==> flow/design.v <==
		`timescale 1ns / 1ps
module lab4_2( 
              input wire      mode,
              input wire[2:0] opCode,
              input wire[3:0] value,
              input clk,
              input reset,
              output reg[9:0] result,
              output reg cacheFull,
              output reg invalidOp,
              output reg overflow);
	reg [2:0] opcode_array[0:31];
	reg [3:0] value_array[0:31];
	integer i;
	reg [10:0] counter;
	reg [10:0] counter2;
	reg [20:0] p0;
	reg [20:0] p1;
	reg [10:0] temp_for_p0_p1_change;	
	reg temp_for_bit_change;
	reg [6:0] PC;
	reg [6:0] begin_PC;
	reg flag;
    always @(posedge clk or posedge reset) begin 
		if(reset) begin
			for(i=0;i<32;i=i+1)begin
				opcode_array[i] = 0;
				value_array[i] = 0;
			end
		   invalidOp = 0;  
			cacheFull = 0;
			overflow = 0;
		   counter = 0;	  
		   counter2= 0;	  
		   p0 = 0;	  
		   p1 = 0;  
		   PC = 0;
		   flag = 0;
		   begin_PC = 0;
		   result = 0;
		end else begin
			if(mode == 1) begin 
				temp_for_p0_p1_change = p0;
			   if(opcode_array[PC] == 0) begin		  
					p0 = p0 + value_array[PC]; 			  
			   end
			   if(opcode_array[PC] == 1) begin
					p0 = p0 + p1 + value_array[PC];				  
			   end
			   if(opcode_array[PC] == 2) begin
					p0 = p0 * p1 + value_array[PC];					
			   end
			   if(opcode_array[PC] == 4) begin 
					counter2 = 0;
					for(i=0;i<10;i=i+1) begin			
						if(p0[i] == 1) counter2 = counter2 + 1; 						
					end			
					p0 = counter2;	  
			   end
			   if(opcode_array[PC] == 5) begin
					for(i=0;i<5;i=i+1) begin
						temp_for_bit_change = p0[i];			
						p0[i] = p0[9-i];			
						p0[9-i] = temp_for_bit_change;
					end
			   end
			   if(opcode_array[PC] == 6) begin					
					begin_PC = value_array[PC];
			   end
			   flag = 0;
			   for(i=10;i<21;i=i+1)begin				  
					if (p0[i] == 1) flag = 1;
					p0[i] = 0;
			   end
				if(flag == 0) begin		
					overflow = 0;	
				end	
				else begin	
					overflow = 1;	
				end
				PC = PC + 1;
				if(PC >= counter) begin  
					PC = begin_PC;			  
				end
				p1 = temp_for_p0_p1_change; 
				result = p0;
			end else begin 
				if(opCode == 3 || opCode == 7)begin	
					invalidOp = 1;	
				end else begin			
					invalidOp = 0;	
					if(counter > 31) begin		
						cacheFull = 1;		
					end else begin	
						opcode_array[counter] = opCode;	
						value_array[counter] = value;	
						counter = counter + 1;
					end
				end
			end
		end 		
    end
endmodule
# From RTL to reports: lab4_2
# Tool output for the design above, in the order of the flow.
# Line numbers count from 1 in the design file above.
# Not given: n/a
# design
top_module	lab4_2
clk_port	clk
library	sky130hd
corner	tt_025C_1v80

# After elaboration
# Source: Yosys, flattened and elaborated. Widths are those after wreduce. Registers that Yosys merges into a memory's read port (data or address) are not register bits. Print and check cells do not count. Equal cells are merged and count once.
# word_totals
word_cells	399
reg_bits	272
out_inout_bits	13
# classes
n_addsub	15
muxes	135
n_reduce_logical	70
bitwise	35
n_cmp	2
mul	1
equal	69
# op_table
cell	n
31-bit OR reduction	32
11-bit two-way mux	28
21-bit by 10-bit multiplier with 21-bit output	1
5-bit == test with constant B	32
4-bit two-way mux	38
21-bit two-way mux	7
4-bit AND reduction	32
4-bit case mux with 32-bit select	1
11-bit by 1-bit adder with 11-bit output with constant B	10
3-bit two-way mux	33
3-bit case mux with 32-bit select	1
5-bit by 4-bit == test with 1-bit output with constant B	16
21-bit by 4-bit adder with 21-bit output	2
5-bit by 3-bit == test with 1-bit output with constant B	8
1-bit inverter	35
1-bit two-way mux	25
21-bit by 10-bit adder with 21-bit output	1
5-bit by 2-bit == test with 1-bit output with constant B	4
7-bit two-way mux	2
3-bit == test with constant B	4
10-bit by 4-bit adder with 11-bit output	1
11-bit by 5-bit greater-than comparator with 1-bit output with constant B	1
7-bit by 11-bit greater-or-equal comparator with 1-bit output	1
5-bit by 1-bit == test with 1-bit output with constant B	2
5-bit logical NOT	2
7-bit by 1-bit adder with 7-bit output with constant B	1
3-bit by 2-bit == test with 1-bit output with constant B	2
3-bit AND reduction	2
# Other operator kinds: 3; their cells: 3.

# Depth
# Depth = most cells in a row (Yosys ltp): at word level without a register or memory, in the mapped netlist without a sequential cell, where the memories' decode and read muxes count.
# depth
depth_word	69
ABC_AREA	0
ltp_mapped	63
ltp_nobuf	58

# Mapped cells and area
# The flow's flattened synthesis, as Yosys stat reports it; memories are mapped. The netlist is that of the ABC_AREA named above (0 if unset); the other value can give another one.
# Totals and module areas in this step are rounded.
# by_type
cell	n	area_total_um2
sky130_fd_sc_hd__dfrtp_1	272	6.81E+03
sky130_fd_sc_hd__mux2_2	242	2.73E+03
sky130_fd_sc_hd__fa_1	87	1741.67
sky130_fd_sc_hd__ha_1	113	1.41E+03
sky130_fd_sc_hd__nand2_1	172	645.619
sky130_fd_sc_hd__inv_1	146	548.026
sky130_fd_sc_hd__a21oi_1	83	415.398
sky130_fd_sc_hd__and2_1	59	369.104
sky130_fd_sc_hd__xnor2_1	42	367.853
sky130_fd_sc_hd__clkbuf_1	82	307.795
sky130_fd_sc_hd__mux2i_1	29	290.278
sky130_fd_sc_hd__nor2_1	73	274.013
sky130_fd_sc_hd__a22oi_1	32	240.23
sky130_fd_sc_hd__o21ai_0	48	240.23
sky130_fd_sc_hd__nand3_1	37	185.178
sky130_fd_sc_hd__a21o_1	18	135.13
sky130_fd_sc_hd__o21bai_1	18	135.13
sky130_fd_sc_hd__a22o_1	14	122.618
# Other cell types: 86; their cells: 335.
# mapped
flip_flops	272
mapped_area_um2	19690
stdcells	1902
n_buf	111

# Timing after synthesis
# Path of least setup slack by OpenSTA after synthesis, without wires, with an ideal clock, recovery checks aside; 20% of the period is set as input and as output delay. Where synthesis merged equal registers, the netlist keeps one of their names.
# synth_timing
kind	register -> register
from	reg PC[2]
to	reg p0[4]
slack_ns	-0.519
delay_ns	13.020
arrival_ns	12.900
launch_ns	0.000
required_time_ns	12.380
period_ns	12.5
path_stages	59
synth_period_reached_ns	13.019
# "delay_ns" = arrival - input delay + setup time.
# "path_stages": output pins that drive a net of the path, with the launching flip-flop's if there is one; two outputs of one cell count as two.
# "synth_period_reached_ns" is the clock period less the worst setup slack; recovery checks do not enter. This is arithmetic on one report: input and output delays are still those of the set period (20% each).
# The rows between start and end are the longest chain of elaborated cells between them; the timing report does not say that the signal goes this way. Where chains are equally long, one stands for them.
# A line is the first line of the expression or statement that the cell stems from. Yosys adds cells for indexed reads and writes and turns some case tables into memories.
# A register here has more assigning lines than the two given.
# synth_between
cell_sequence	sky130_fd_sc_hd__dfrtp_1 sky130_fd_sc_hd__buf_4 sky130_fd_sc_hd__buf_2 sky130_fd_sc_hd__buf_1 sky130_fd_sc_hd__clkbuf_1 sky130_fd_sc_hd__buf_1 sky130_fd_sc_hd__and3_1 sky130_fd_sc_hd__ha_1 sky130_fd_sc_hd__buf_1 sky130_fd_sc_hd__nor3_1 sky130_fd_sc_hd__o211a_1 sky130_fd_sc_hd__nand3_1 sky130_fd_sc_hd__clkbuf_1 sky130_fd_sc_hd__nor2_1 sky130_fd_sc_hd__a31oi_1 sky130_fd_sc_hd__ha_1 sky130_fd_sc_hd__fa_1 sky130_fd_sc_hd__mux2i_1 [... 23 more ...] sky130_fd_sc_hd__inv_1 sky130_fd_sc_hd__o311ai_0 sky130_fd_sc_hd__a21boi_0 sky130_fd_sc_hd__ha_1 sky130_fd_sc_hd__mux2i_1 sky130_fd_sc_hd__a21o_1 sky130_fd_sc_hd__inv_1 sky130_fd_sc_hd__ha_1 sky130_fd_sc_hd__nand2_1 sky130_fd_sc_hd__o21ai_0 sky130_fd_sc_hd__ha_1 sky130_fd_sc_hd__nand2_1 sky130_fd_sc_hd__xnor3_1 sky130_fd_sc_hd__or3_1 sky130_fd_sc_hd__or4_4 sky130_fd_sc_hd__a211oi_2 sky130_fd_sc_hd__and3b_1 sky130_fd_sc_hd__a31o_1
elab_chain_len	57
# synth_rtl
element	line_no	source
from (decl)	21	reg [6:0] PC;
from (assign)	81	PC = PC + 1;
from (assign)	83	PC = begin_PC;
5-bit == test	44	if(opcode_array[PC] == 0) begin
3-bit case mux with 32-bit select	44
3-bit two-way mux	42	if(mode == 1) begin
3-bit logical NOT	44
4-bit two-way mux	44
4-bit two-way mux	42
10-bit by 4-bit adder with 11-bit output	45	p0 = p0 + value_array[PC];
[... 43 more ...]	n/a
11-bit two-way mux	53	if(opcode_array[PC] == 4) begin
11-bit two-way mux	42
11-bit by 1-bit adder with 11-bit output	56	if(p0[i] == 1) counter2 = counter2 + 1;
11-bit two-way mux	56
21-bit two-way mux	53
21-bit two-way mux	42
1-bit two-way mux	60	if(opcode_array[PC] == 5) begin
to (assign)	58	p0 = counter2;
to (assign)	63	p0[i] = p0[9-i];
to (decl)	17	reg [20:0] p0;

# Path in the finished layout
# From the final timing report of entry A: the path of least setup slack in the routed layout; clock arrival at registers is part of the times.
# layout_timing
kind	register -> register
from	reg PC[1]
to	reg p0[4]
period_ns	12.2
required_time_ns	12.68
launch_ns	0.59
path_stages	56
arrival_ns	12.18
slack_ns	0.50
# The rows between start and end are the longest chain of elaborated cells between them; the timing report does not say that the signal goes this way. Where chains are equally long, one stands for them.
# A register here has more assigning lines than the two given.
# layout_between
cell_sequence	sky130_fd_sc_hd__dfrtp_1 sky130_fd_sc_hd__ha_2 sky130_fd_sc_hd__and3_4 sky130_fd_sc_hd__ha_4 sky130_fd_sc_hd__a22oi_2 sky130_fd_sc_hd__o21ai_1 sky130_fd_sc_hd__a21oi_1 sky130_fd_sc_hd__nand4_1 sky130_fd_sc_hd__a221oi_4 sky130_fd_sc_hd__a31oi_4 sky130_fd_sc_hd__ha_4 sky130_fd_sc_hd__fa_2 sky130_fd_sc_hd__mux2i_2 sky130_fd_sc_hd__fa_1 sky130_fd_sc_hd__inv_1 sky130_fd_sc_hd__ha_2 sky130_fd_sc_hd__fa_1 sky130_fd_sc_hd__a21boi_2 [... 20 more ...] sky130_fd_sc_hd__a21boi_2 sky130_fd_sc_hd__ha_1 sky130_fd_sc_hd__mux2i_1 sky130_fd_sc_hd__a21o_1 sky130_fd_sc_hd__inv_1 sky130_fd_sc_hd__ha_1 sky130_fd_sc_hd__nand2_1 sky130_fd_sc_hd__o21ai_2 sky130_fd_sc_hd__ha_1 sky130_fd_sc_hd__nand2_2 sky130_fd_sc_hd__o311ai_4 sky130_fd_sc_hd__buf_4 sky130_fd_sc_hd__nand2_1 sky130_fd_sc_hd__or3_4 sky130_fd_sc_hd__or4_4 sky130_fd_sc_hd__a211oi_2 sky130_fd_sc_hd__and3b_1 sky130_fd_sc_hd__a31o_1
elab_chain_len	57
# layout_rtl
element	line_no	source
from (decl)	21	reg [6:0] PC;
from (assign)	81	PC = PC + 1;
from (assign)	83	PC = begin_PC;
5-bit == test	44	if(opcode_array[PC] == 0) begin
3-bit case mux with 32-bit select	44
3-bit two-way mux	42	if(mode == 1) begin
3-bit logical NOT	44
4-bit two-way mux	44
4-bit two-way mux	42
10-bit by 4-bit adder with 11-bit output	45	p0 = p0 + value_array[PC];
[... 43 more ...]	n/a
11-bit two-way mux	53	if(opcode_array[PC] == 4) begin
11-bit two-way mux	42
11-bit by 1-bit adder with 11-bit output	56	if(p0[i] == 1) counter2 = counter2 + 1;
11-bit two-way mux	56
21-bit two-way mux	53
21-bit two-way mux	42
1-bit two-way mux	60	if(opcode_array[PC] == 5) begin
to (assign)	58	p0 = counter2;
to (assign)	63	p0[i] = p0[9-i];
to (decl)	17	reg [20:0] p0;

# Flow measurements of lab4_2 on sky130hd: 5 stored runs with different settings, listed in no order. Input and output delays are each 20% of the period that was set; the output load is 0.01 pF.
# By "achievedPeriod_ns" is meant the clock period of the run minus its worst setup slack. This is arithmetic on one report: input and output delays are still those of the set period (20% each).
# By "worstPathTime_ns" is meant the share of the clock period that the worst setup path is allowed (20% is reserved at inputs, 20% at outputs), minus its slack. Clock arrival times at its registers enter into it.
# Results are given in rounded form.
# A setting shown as . is not set for that run.
# A result given as . is not shown for that run.
stored run	CORE_UTILIZATION	SETUP_SLACK_MARGIN	period_ns	CAP_MARGIN	CORE_MARGIN	SLEW_MARGIN	MAX_ROUTING_LAYER	MIN_ROUTING_LAYER	PLACE_DENSITY_LB_ADDON	CELL_PAD_IN_SITES_DETAIL_PLACEMENT	CELL_PAD_IN_SITES_GLOBAL_PLACEMENT	PLACE_DENSITY	TNS_END_PERCENT	GPL_ROUTABILITY_DRIVEN	yosys.chip_area_um2	dieArea_um2	final_cell_area_um2	fin_ws_ns	final_setup_tns_ns	hold_worst_slack_ns	achievedPeriod_ns	worstPathTime_ns	worstPathKind
entry A	40	0.95	12.2	20	2	20	.	.	.	.	.	.	.	.	19690	51010	22750	0.496	0.000	0.377	11.704	11.70	register -> register
entry B	34	.	12.2	20	2	20	.	.	.	.	.	.	.	.	19690	59840	22880	0.339	0.000	0.377	11.861	11.86	register -> register
entry C	40	.	12.5	20	2	20	met4	met2	0.17	.	.	.	.	.	19690	51010	22880	0.439	0.000	0.381	12.061	12.06	register -> register
entry D	66	2.45	12.5	20	2	35	met4	met2	.	0	1	0.73	40	.	.	.	.	.	.	.	.	.	.
entry E	66	2.34	12.5	20	2	15	met4	met2	.	2	0	0.73	40	0	.	.	.	.	.	.	.	.	.
# Entry D: did not finish, routing stopped with GRT-0116
# Entry E: did not finish, placement stopped with DPL-0033
